==> flow/design.v <==
`timescale 1ns / 1ps
module md5_operation(input [1:0] round, input [3:0] phase, input [511:0] message, input [127:0] current_state, output [127:0] next_state);
	assign next_state = {current_state[31:0], round_operation(round, phase, message, current_state), current_state[95:32]};
	function [4:0] S(input [1:0] round, input [3:0] phase);
		case({round,phase[1:0]})
			4'b00_00: S = 5'd7;
			4'b00_01: S = 5'd12;
			4'b00_10: S = 5'd17;
			4'b00_11: S = 5'd22;
			4'b01_00: S = 5'd5;
			4'b01_01: S = 5'd9;
			4'b01_10: S = 5'd14;
			4'b01_11: S = 5'd20;
			4'b10_00: S = 5'd4;
			4'b10_01: S = 5'd11;
			4'b10_10: S = 5'd16;
			4'b10_11: S = 5'd23;
			4'b11_00: S = 5'd6;
			4'b11_01: S = 5'd10;
			4'b11_10: S = 5'd15;
			4'b11_11: S = 5'd21;
		endcase
	endfunction
	function [3:0] K(input [1:0] round, input [3:0] phase);
		case( {round, phase} )
			6'b00_0000: K = 4'd0; 
			6'b00_0001: K = 4'd1; 
			6'b00_0010: K = 4'd2; 
			6'b00_0011: K = 4'd3; 
			6'b00_0100: K = 4'd4; 
			6'b00_0101: K = 4'd5; 
			6'b00_0110: K = 4'd6; 
			6'b00_0111: K = 4'd7; 
			6'b00_1000: K = 4'd8; 
			6'b00_1001: K = 4'd9; 
			6'b00_1010: K = 4'd10; 
			6'b00_1011: K = 4'd11; 
			6'b00_1100: K = 4'd12; 
			6'b00_1101: K = 4'd13; 
			6'b00_1110: K = 4'd14; 
			6'b00_1111: K = 4'd15; 
			6'b01_0000: K = 4'd1; 
			6'b01_0001: K = 4'd6; 
			6'b01_0010: K = 4'd11; 
			6'b01_0011: K = 4'd0; 
			6'b01_0100: K = 4'd5; 
			6'b01_0101: K = 4'd10; 
			6'b01_0110: K = 4'd15; 
			6'b01_0111: K = 4'd4; 
			6'b01_1000: K = 4'd9; 
			6'b01_1001: K = 4'd14; 
			6'b01_1010: K = 4'd3; 
			6'b01_1011: K = 4'd8; 
			6'b01_1100: K = 4'd13; 
			6'b01_1101: K = 4'd2; 
			6'b01_1110: K = 4'd7; 
			6'b01_1111: K = 4'd12; 
			6'b10_0000: K = 4'd5; 
			6'b10_0001: K = 4'd8; 
			6'b10_0010: K = 4'd11; 
			6'b10_0011: K = 4'd14; 
			6'b10_0100: K = 4'd1; 
			6'b10_0101: K = 4'd4; 
			6'b10_0110: K = 4'd7; 
			6'b10_0111: K = 4'd10; 
			6'b10_1000: K = 4'd13; 
			6'b10_1001: K = 4'd0; 
			6'b10_1010: K = 4'd3; 
			6'b10_1011: K = 4'd6; 
			6'b10_1100: K = 4'd9; 
			6'b10_1101: K = 4'd12; 
			6'b10_1110: K = 4'd15; 
			6'b10_1111: K = 4'd2; 
			6'b11_0000: K = 4'd0; 
			6'b11_0001: K = 4'd7; 
			6'b11_0010: K = 4'd14; 
			6'b11_0011: K = 4'd5; 
			6'b11_0100: K = 4'd12; 
			6'b11_0101: K = 4'd3; 
			6'b11_0110: K = 4'd10; 
			6'b11_0111: K = 4'd1; 
			6'b11_1000: K = 4'd8; 
			6'b11_1001: K = 4'd15; 
			6'b11_1010: K = 4'd6; 
			6'b11_1011: K = 4'd13; 
			6'b11_1100: K = 4'd4; 
			6'b11_1101: K = 4'd11; 
			6'b11_1110: K = 4'd2; 
			default:    K = 4'd9; 
		endcase
	endfunction
	function [31:0] T(input [1:0] round, input [3:0] phase);
		case( {round, phase} )
			6'b00_0000: T = 32'hd76aa478;
			6'b00_0001: T = 32'he8c7b756;
			6'b00_0010: T = 32'h242070db;
			6'b00_0011: T = 32'hc1bdceee;
			6'b00_0100: T = 32'hf57c0faf;
			6'b00_0101: T = 32'h4787c62a;
			6'b00_0110: T = 32'ha8304613;
			6'b00_0111: T = 32'hfd469501;
			6'b00_1000: T = 32'h698098d8;
			6'b00_1001: T = 32'h8b44f7af;
			6'b00_1010: T = 32'hffff5bb1;
			6'b00_1011: T = 32'h895cd7be;
			6'b00_1100: T = 32'h6b901122;
			6'b00_1101: T = 32'hfd987193;
			6'b00_1110: T = 32'ha679438e;
			6'b00_1111: T = 32'h49b40821;
			6'b01_0000: T = 32'hf61e2562;
			6'b01_0001: T = 32'hc040b340;
			6'b01_0010: T = 32'h265e5a51;
			6'b01_0011: T = 32'he9b6c7aa;
			6'b01_0100: T = 32'hd62f105d;
			6'b01_0101: T = 32'h02441453;
			6'b01_0110: T = 32'hd8a1e681;
			6'b01_0111: T = 32'he7d3fbc8;
			6'b01_1000: T = 32'h21e1cde6;
			6'b01_1001: T = 32'hc33707d6;
			6'b01_1010: T = 32'hf4d50d87;
			6'b01_1011: T = 32'h455a14ed;
			6'b01_1100: T = 32'ha9e3e905;
			6'b01_1101: T = 32'hfcefa3f8;
			6'b01_1110: T = 32'h676f02d9;
			6'b01_1111: T = 32'h8d2a4c8a;
			6'b10_0000: T = 32'hfffa3942;
			6'b10_0001: T = 32'h8771f681;
			6'b10_0010: T = 32'h6d9d6122;
			6'b10_0011: T = 32'hfde5380c;
			6'b10_0100: T = 32'ha4beea44;
			6'b10_0101: T = 32'h4bdecfa9;
			6'b10_0110: T = 32'hf6bb4b60;
			6'b10_0111: T = 32'hbebfbc70;
			6'b10_1000: T = 32'h289b7ec6;
			6'b10_1001: T = 32'heaa127fa;
			6'b10_1010: T = 32'hd4ef3085;
			6'b10_1011: T = 32'h04881d05;
			6'b10_1100: T = 32'hd9d4d039;
			6'b10_1101: T = 32'he6db99e5;
			6'b10_1110: T = 32'h1fa27cf8;
			6'b10_1111: T = 32'hc4ac5665;
			6'b11_0000: T = 32'hf4292244;
			6'b11_0001: T = 32'h432aff97;
			6'b11_0010: T = 32'hab9423a7;
			6'b11_0011: T = 32'hfc93a039;
			6'b11_0100: T = 32'h655b59c3;
			6'b11_0101: T = 32'h8f0ccc92;
			6'b11_0110: T = 32'hffeff47d;
			6'b11_0111: T = 32'h85845dd1;
			6'b11_1000: T = 32'h6fa87e4f;
			6'b11_1001: T = 32'hfe2ce6e0;
			6'b11_1010: T = 32'ha3014314;
			6'b11_1011: T = 32'h4e0811a1;
			6'b11_1100: T = 32'hf7537e82;
			6'b11_1101: T = 32'hbd3af235;
			6'b11_1110: T = 32'h2ad7d2bb;
			6'b11_1111: T = 32'heb86d391;
			default:    T = 32'hxxxxxxxx;
		endcase
	endfunction
	function [31:0] round_operation(input [1:0] round, input [3:0] phase, input [511:0] message, input [127:0] current_state);
		reg [31:0] a, b, c, d;
		reg [31:0] before_shift;
		begin
			{a, b, c, d} = current_state;
			case(round)
				2'b00:   before_shift = (b&c | ~b&d);    
				2'b01:   before_shift = (b&d | c& ~d);   
				2'b10:   before_shift = (b ^ c ^ d);     
				default: before_shift = (c ^ (b | ~d));  
			endcase
			before_shift = before_shift + a + message[480-32*K(round,phase) +: 32] + T(round, phase);
			round_operation = b + ((before_shift << S(round, phase)) | (before_shift >> (32-S(round, phase))));
		end
	endfunction
endmodule
`timescale 1ns / 1ps
module md5_iter(output wire [127:0] digest_o, output reg valid, output reg [63:0] value, input clk, rst, input [63:0] message, input new_message);
	reg [1:0] round;
	reg [3:0] phase;
	reg [127:0] digest;
	wire [511:0] padded_message;
	reg [127:0] current_state;
	wire [127:0] next_state;
	reg idle;
	always @ (posedge clk) begin
		if( rst ) begin
			round <= 2'd0;
			phase <= 4'd0;
			valid <= 1'b0;
			current_state <= {32'h67452301, 32'hefcdab89, 32'h98badcfe, 32'h10325476};
			digest <= 128'd0;
			value <= 128'd0;
			idle <= 1'b1;
		end
		else begin
			if( idle ) begin
				round <= 2'd0;
				phase <= 4'd0;
				current_state <= {32'h67452301, 32'hefcdab89, 32'h98badcfe, 32'h10325476};
				idle <= ~new_message;
				if( new_message ) begin
					value <= message;
					valid <= 1'b0;
					digest <= 128'd0;
				end
			end
			else begin
				phase <= phase + 4'd1;
				if( phase == 4'd15 ) begin
					round <= round + 2'd1;
					if( round == 2'd3 ) begin
						valid <= 1'b1;
						digest <= {next_state[127:96]+32'h67452301, next_state[95:64]+32'hefcdab89,  next_state[63:32]+32'h98badcfe, next_state[31:0]+32'h10325476};
						idle <= 1'b1;
					end
				end
				current_state <= next_state;
			end
		end
	end
	md5_operation md50(.round(round), .phase(phase), .message(padded_message), .current_state(current_state), .next_state(next_state));
    assign digest_o[127:96] = {digest[103:96], digest[111:104], digest[119:112], digest[127:120]};
	assign digest_o[95:64] =  {digest[71:64], digest[79:72], digest[87:80], digest[95:88]};
	assign digest_o[63:32] =  {digest[39:32], digest[47:40], digest[55:48], digest[63:56]};
	assign digest_o[31:0] =  {digest[7:0], digest[15:8], digest[23:16], digest[31:24]};
	assign padded_message = {
		message[39:32], message[47:40], message[55:48], message[63:56],
		message[7:0], message[15:8], message[23:16], message[31:24],
		24'd0, 8'b10000000, 352'd0, 24'd0, 8'd64, 32'd0};
endmodule
From RTL to reports: md5_iter
What the tools print for md5_iter, step after step.
Lines are those of the file above, counted from 1.
Operators carry their Yosys type and port widths (W data, S select, Z words).
Library cell names are shortened.
{"block": "inputs", "top_module": "md5_iter", "clock": "clk", "lib": "sky130hd", "corner": "tt_025C_1v80"}

After elaboration
Yosys after proc, flatten, opt, wreduce and memory -nomap, before mapping. Memory bits, and registers merged into a memory's read port (data or address), are not among the register bits. Print and check cells are not counted.
Memory sizes are those after Yosys's memory passes, which may raise the word count (mostly to a power of two), join words into wider ones and drop unused or constant bits.
{"block": "bits", "regBits": 328, "mem_bits_ro": 2464, "n_memories": 4, "in_bits": 67, "out_inout_bits": 193, "word_cells": 63}
{"block": "op_classes", "addsub": 12, "eq_ne": 5, "shift": 3, "n_mux": 12, "n_logic": 14, "reduce_and_logical": 6}
{"block": "mem_list", "memory": "(name not given)", "size": 64, "word_bits": 32, "read_ports": 1, "write_ports": 0, "line_no": 93, "text": "case( {round, phase} )"}
{"block": "mem_list", "memory": "(name not given)", "size": 64, "word_bits": 4, "read_ports": 1, "write_ports": 0, "line_no": 25, "text": "case( {round, phase} )"}
{"block": "mem_list", "memory": "(name not given)", "size": 16, "word_bits": 5, "read_ports": 1, "write_ports": 0, "line_no": 5, "text": "case({round,phase[1:0]})"}
{"block": "mem_list", "memory": "(name not given)", "size": 16, "word_bits": 5, "read_ports": 1, "write_ports": 0, "line_no": 5}
{"block": "ops", "op": "$shiftx A512 B32 Y32", "count": 1}
{"block": "ops", "op": "$mux W128", "count": 4}
{"block": "ops", "op": "$add A32 B32 Y32", "count": 4}
{"block": "ops", "op": "$and A32 B32 Y32", "count": 4}
{"block": "ops", "op": "$or A32 B32 Y32", "count": 4}
{"block": "ops", "op": "$xor A32 B32 Y32", "count": 3}
{"block": "ops", "op": "$pmux W32 S3", "count": 1}
{"block": "ops", "op": "$add A32 B32 Y32 const B", "count": 2}
{"block": "ops", "op": "$not A32 Y32", "count": 2}
{"block": "ops", "op": "$add A32 B29 Y32 const B", "count": 1}
{"block": "ops", "op": "$add A32 B31 Y32 const B", "count": 1}
{"block": "ops", "op": "$shr A32 B32 Y32", "count": 1}
{"block": "ops", "op": "$shl A32 B5 Y32", "count": 1}
{"block": "ops", "op": "$sub A9 B9 Y10 const A", "count": 1}
{"block": "ops", "op": "$sub A6 B5 Y7 const A", "count": 1}
{"block": "ops", "op": "$mux W1", "count": 7}
{"block": "ops", "op": "$eq A2 B2 Y1 const B", "count": 2}
{"block": "ops", "op": "$reduce_bool A2 Y1", "count": 2}
{"block": "ops", "op": "$add A4 B1 Y4 const B", "count": 1}
{"block": "ops", "op": "$eq A4 B4 Y1 const B", "count": 1}
{"block": "ops", "op": "$reduce_and A3 Y1", "count": 1}
{"block": "ops", "op": "$add A2 B1 Y2 const B", "count": 1}
{"block": "ops", "op": "$eq A2 B1 Y1 const B", "count": 1}
{"block": "ops", "op": "$ne A2 B2 Y1 const B", "count": 1}
{"block": "ops", "op": "$logic_not A2 Y1", "count": 1}
{"block": "ops", "op": "$reduce_and A2 Y1", "count": 1}
{"block": "ops", "op": "$reduce_or A2 Y1", "count": 1}
{"block": "ops", "op": "$not A1 Y1", "count": 1}

Depth
Yosys ltp: most cells in a row. Word level: on the elaborated netlist, between registers, memories and ports. Mapped: between sequential cells and ports; inverters and the memories' decode and read muxes count.
{"block": "logic_depth", "ltp_word": 14, "abc_area": 0, "depth_mapped": 49, "mapped_depth_nobuf": 44}

Mapped cells and area
Source: synth_stat.txt of the flow (Yosys; design flattened, memories mapped). It holds for the ABC_AREA given above (unset counts as 0); a run with the other value may have another netlist.
{"block": "by_type", "cell": "dfxtp_1", "count": 328, "type_area_um2": 6.57E+03}
{"block": "by_type", "cell": "nand2_1", "count": 597, "type_area_um2": 2.24E+03}
{"block": "by_type", "cell": "a21oi_1", "count": 374, "type_area_um2": 1.87E+03}
{"block": "by_type", "cell": "fa_1", "count": 64, "type_area_um2": 1.28E+03}
{"block": "by_type", "cell": "nor2_1", "count": 312, "type_area_um2": 1.17E+03}
{"block": "by_type", "cell": "ha_1", "count": 90, "type_area_um2": 1126.08}
{"block": "by_type", "cell": "mux2_2", "count": 92, "type_area_um2": 1.04E+03}
{"block": "by_type", "cell": "clkbuf_1", "count": 265, "type_area_um2": 994.704}
{"block": "by_type", "cell": "o21ai_0", "count": 180, "type_area_um2": 900.864}
{"block": "by_type", "cell": "xnor2_1", "count": 98, "type_area_um2": 858.323}
{"block": "by_type", "cell": "xor2_1", "count": 94, "type_area_um2": 823.29}
{"block": "by_type", "cell": "nand3_1", "count": 144, "type_area_um2": 720.691}
{"block": "by_type", "cell": "mux2i_1", "count": 69, "type_area_um2": 690.662}
{"block": "by_type", "cell": "inv_1", "count": 134, "type_area_um2": 502.982}
{"block": "by_type", "cell": "and2_1", "count": 67, "type_area_um2": 419.152}
{"block": "by_type", "cell": "a211oi_1", "count": 50, "type_area_um2": 375.36}
{"block": "by_type", "cell": "a221oi_1", "count": 40, "type_area_um2": 350.336}
{"block": "by_type", "cell": "or3_1", "count": 55, "type_area_um2": 344.08}
Not listed: further types 75, cells in them 737.
{"block": "mapped", "mapped_cells": 3790, "area_um2": 27696.6, "seqArea_um2": 6566.3, "ffs": 328, "buf_cells": 338}
The figures by module come from a second, unflattened synthesis with its own total; it is not the netlist above.
{"block": "unflattened", "cells_unflattened": 4022, "area_unflattened_um2": 31330.0}
Each row is one instance without its submodules.
{"block": "modules", "module": "md5_operation", "instances": 1, "n_cells": 2511, "mod_area_um2": 18401.4}
{"block": "modules", "module": "md5_iter", "instances": 1, "n_cells": 1511, "mod_area_um2": 12928.6}

Worst setup path after synthesis
OpenSTA on the mapped netlist: ideal clock, no wires. The path of least setup slack (recovery checks aside). Input and output delay are each 20% of the period. Register names are those of the netlist, which keeps one name where synthesis merged equal registers.
{"block": "synth_path", "path_type": "reg-to-reg", "start": "register round[0]", "end": "register digest[95]", "clock_period_ps": 10000, "setup_time_ps": 117, "arrival_time_ps": 9460, "path_slack_ps": 423, "delay_ps": 9577, "driving_pins": 45, "n_path_buf": 7, "synth_period_reached_ps": 9577}
"delay_ps" = arrival - input delay + setup time.
"driving_pins" counts driving pins, that of a launching flip-flop among them; a cell with two outputs on the path counts twice.
"synth_period_reached_ps" = period - worst setup slack (recovery checks aside). The figure is calculated, with input and output delays left at 20% of the set period.
Between the ends stands the longest chain of elaborated cells between them, by number of cells; it is not shown to be the way that was timed. Of several equally long chains one is given.
A line is the first line of the expression or statement that the cell stems from. Yosys adds cells for indexed reads and writes and turns some case tables into memories.
The chain passes a memory read, where the word-level depth is cut; so it can be longer than that depth.
At most two assigning lines are given for a register; there are more.
{"block": "synth_via", "cell_sequence": "dfxtp_1 buf_2 buf_2 inv_1 clkbuf_1 buf_1 ha_1 clkbuf_1 a221oi_1 mux2_2 a22oi_1 nor2_1 a221o_1 fa_1 fa_1 inv_1 ha_1 buf_2 [9 not listed] o21ai_1 o22a_1 o31ai_1 ha_1 clkbuf_1 a21oi_1 o21bai_1 a21o_1 a2111oi_0 or3_1 o31a_1 nand3_1 and3b_1 nand4_1 o21ai_1 and3_1 xnor2_1 a22o_1", "elab_chain_cells": 12}
{"block": "synth_lines", "item": "start: declaration", "line_no": 179, "text": "reg [1:0] round;"}
{"block": "synth_lines", "item": "start: assignment", "line_no": 188, "text": "round <= 2'd0;"}
{"block": "synth_lines", "item": "start: assignment", "line_no": 211, "text": "round <= round + 2'd1;"}
{"block": "synth_lines", "item": "$mem_v2 Z64 W4", "line_no": 25, "text": "case( {round, phase} )"}
{"block": "synth_lines", "item": "$sub A9 B9 Y10", "line_no": 172, "text": "before_shift = before_shift + a + message[480-32*K(round,phase) +: 32] + T(round, phase);"}
{"block": "synth_lines", "item": "$shiftx A512 B32 Y32", "line_no": 172}
{"block": "synth_lines", "item": "$add A32 B32 Y32 x2", "line_no": 172}
{"block": "synth_lines", "item": "$shl A32 B5 Y32", "line_no": 173, "text": "round_operation = b + ((before_shift << S(round, phase)) | (before_shift >> (32-S(round, phase))));"}
{"block": "synth_lines", "item": "$or A32 B32 Y32", "line_no": 173}
{"block": "synth_lines", "item": "$add A32 B32 Y32", "line_no": 173}
{"block": "synth_lines", "item": "$add A32 B32 Y32", "line_no": 214, "text": "digest <= {next_state[127:96]+32'h67452301, next_state[95:64]+32'hefcdab89, next_state[63:32]+32'h98badcfe, ne ..."}
{"block": "synth_lines", "item": "$mux W128", "line_no": 212, "text": "if( round == 2'd3 ) begin"}
{"block": "synth_lines", "item": "$mux W128", "line_no": 210, "text": "if( phase == 4'd15 ) begin"}
{"block": "synth_lines", "item": "$mux W128", "line_no": 197, "text": "if( idle ) begin"}
{"block": "synth_lines", "item": "end: assignment", "line_no": 192, "text": "digest <= 128'd0;"}
{"block": "synth_lines", "item": "end: assignment", "line_no": 214}
{"block": "synth_lines", "item": "end: declaration", "line_no": 181, "text": "reg [127:0] digest;"}

Worst path after layout
Path of least setup slack in the final report of flow run 1 (OpenROAD, finished layout, wires in). Where an end is a register, its clock arrival counts in the times.
The report prints the path's times to 10 ps; the period is as set.
{"block": "layout_path", "path_type": "input-to-reg", "start": "input port message[63]", "end": "register digest[91]", "clock_period_ps": 9850, "input_delay_ps": 1970, "setup_time_ps": 80, "arrival_time_ps": 10080, "path_slack_ps": 250, "driving_pins": 36, "n_path_buf": 6}
At most two assigning lines are given for a register; there are more.
{"block": "layout_via", "cell_sequence": "clkdlybuf4s50_1 o21a_1 o211ai_1 buf_4 fa_1 fa_1 inv_1 ha_1 a21o_1 a221o_1 nand3b_4 o21a_4 buf_4 nor2_1 o31ai_2 xor2_1 buf_4 a21o_1 mux2_2 mux2_2 a21oi_2 o221ai_2 ha_1 a2111o_1 a21oi_1 buf_4 o211ai_1 o211ai_1 a21oi_2 o41ai_2 xor2_1 buf_4 nand3_1 or2_2 xnor2_2 a211oi_2"}
{"block": "layout_lines", "item": "start: declaration", "line_no": 178, "text": "module md5_iter(output wire [127:0] digest_o, output reg valid, output reg [63:0] value, input clk, rst, input ..."}
{"block": "layout_lines", "item": "end: assignment", "line_no": 192, "text": "digest <= 128'd0;"}
{"block": "layout_lines", "item": "end: assignment", "line_no": 214, "text": "digest <= {next_state[127:96]+32'h67452301, next_state[95:64]+32'hefcdab89, next_state[63:32]+32'h98badcfe, ne ..."}
{"block": "layout_lines", "item": "end: declaration", "line_no": 181, "text": "reg [127:0] digest;"}
No chain of elaborated cells between the ends is given.

Lab notebook: md5_iter

6 stored runs of md5_iter in the flow (synthesis by Yosys, layout by OpenROAD, sky130hd cells), in arbitrary order. Constraints: input delay and output delay 20% of the set period each, output load 0.01 pF.
By "achieved_clock_period_ps" is meant the clock period of the run minus its worst setup slack. This is arithmetic on one report: input and output delays are still those of the set period (20% each).
"timing.worst_path_ps": the worst setup path's part of the clock period (all of it between registers, 20% less for each end at a port) less its slack. A launch clock that arrives late makes it longer, a capture clock that arrives late makes it shorter.
"timing.worst_path_ps" is given in steps of 10 ps.

{"run": "flow run 1", "settings": { "SETUP_SLACK_MARGIN": -0.05, "period_ns": 9.85, "CAP_MARGIN": 20, "CORE_MARGIN": 2, "CORE_UTILIZATION": 40, "SLEW_MARGIN": 20 }, "results": { "synthArea_um2": 27696.6, "dieArea_um2": 71361.1, "post_route_stdcell_area_um2": 35758.0, "finish.utilization_pct": 52.1, "setup_worst_slack_ps": 251, "tns_ps": 0, "final_hold_ws_ps": 450, "achieved_clock_period_ps": 9599, "timing.worst_path_ps": 7630, "worst_setup_path_type": "input-to-reg" }}
{"run": "flow run 2", "settings": { "ABC_AREA": 0, "CAP_MARGIN": 40, "CELL_PAD_IN_SITES_GLOBAL_PLACEMENT": 2, "CORE_UTILIZATION": 33, "CTS_CLUSTER_SIZE": 45, "GPL_ROUTABILITY_DRIVEN": 1, "GPL_TIMING_DRIVEN": 0, "HOLD_SLACK_MARGIN": 0.23, "MAX_ROUTING_LAYER": "met5", "PLACE_DENSITY": 0.72, "SLEW_MARGIN": 15, "TNS_END_PERCENT": 75, "period_ns": 7.45, "CORE_MARGIN": 2 }, "results": { "synthArea_um2": 27696.6, "dieArea_um2": 86262.6, "post_route_stdcell_area_um2": 38022.7, "finish.utilization_pct": 45.6, "setup_worst_slack_ps": -2282, "tns_ps": -88035, "final_hold_ws_ps": 451, "achieved_clock_period_ps": 9732, "timing.worst_path_ps": 9730, "worst_setup_path_type": "reg-to-reg" }}
{"run": "flow run 3", "settings": { "CORE_ASPECT_RATIO": 1.55, "CORE_MARGIN": 9, "CORE_UTILIZATION": 56, "PLACE_DENSITY_LB_ADDON": 0.24, "SLEW_MARGIN": 30, "TNS_END_PERCENT": 15, "period_ns": 12.5, "CAP_MARGIN": 20 }, "results": { "synthArea_um2": 27696.6, "dieArea_um2": 57981.3, "post_route_stdcell_area_um2": 31734.2, "finish.utilization_pct": 64.9, "setup_worst_slack_ps": 1060, "tns_ps": 0, "final_hold_ws_ps": 452, "achieved_clock_period_ps": 11440, "timing.worst_path_ps": 11440, "worst_setup_path_type": "reg-to-reg" }}
{"run": "flow run 4", "settings": { "ABC_AREA": 0, "CAP_MARGIN": 40, "CELL_PAD_IN_SITES_GLOBAL_PLACEMENT": 2, "CORE_UTILIZATION": 33, "CTS_CLUSTER_SIZE": 45, "GPL_ROUTABILITY_DRIVEN": 1, "GPL_TIMING_DRIVEN": 0, "HOLD_SLACK_MARGIN": -0.03, "MAX_ROUTING_LAYER": "met4", "PLACE_DENSITY": 0.72, "TNS_END_PERCENT": 75, "period_ns": 7.45, "CORE_MARGIN": 2, "SLEW_MARGIN": 20 }, "results": { "synthArea_um2": 27696.6, "dieArea_um2": 86262.6, "post_route_stdcell_area_um2": 38251.7, "finish.utilization_pct": 45.9, "setup_worst_slack_ps": -2271, "tns_ps": -84058, "final_hold_ws_ps": 453, "achieved_clock_period_ps": 9721, "timing.worst_path_ps": 9720, "worst_setup_path_type": "reg-to-reg" }}
{"run": "flow run 5", "settings": { "ABC_AREA": 1, "CELL_PAD_IN_SITES_GLOBAL_PLACEMENT": 2, "CORE_UTILIZATION": 33, "GPL_ROUTABILITY_DRIVEN": 1, "GPL_TIMING_DRIVEN": 0, "MAX_ROUTING_LAYER": "met5", "PLACE_DENSITY": 0.72, "SETUP_SLACK_MARGIN": 1.06, "period_ns": 7.45, "CAP_MARGIN": 20, "CORE_MARGIN": 2, "SLEW_MARGIN": 20 }, "results": { "synthArea_um2": 26879.5, "dieArea_um2": 83752.4, "post_route_stdcell_area_um2": 37583.5, "finish.utilization_pct": 46.7, "setup_worst_slack_ps": -1082, "tns_ps": -25960, "final_hold_ws_ps": 462, "achieved_clock_period_ps": 8532, "timing.worst_path_ps": 8530, "worst_setup_path_type": "reg-to-reg" }}
{"run": "flow run 6", "settings": { "CAP_MARGIN": 15, "CELL_PAD_IN_SITES_DETAIL_PLACEMENT": 1, "CTS_CLUSTER_DIAMETER": 289, "CTS_CLUSTER_SIZE": 41, "GPL_ROUTABILITY_DRIVEN": 0, "period_ns": 10.0, "CORE_MARGIN": 2, "CORE_UTILIZATION": 40, "SLEW_MARGIN": 20 }, "results": { "synthArea_um2": 27696.6, "dieArea_um2": 71361.1, "post_route_stdcell_area_um2": 34088.9, "finish.utilization_pct": 49.7, "setup_worst_slack_ps": 246, "tns_ps": 0, "final_hold_ws_ps": 462, "achieved_clock_period_ps": 9754, "timing.worst_path_ps": 7750, "worst_setup_path_type": "input-to-reg" }}
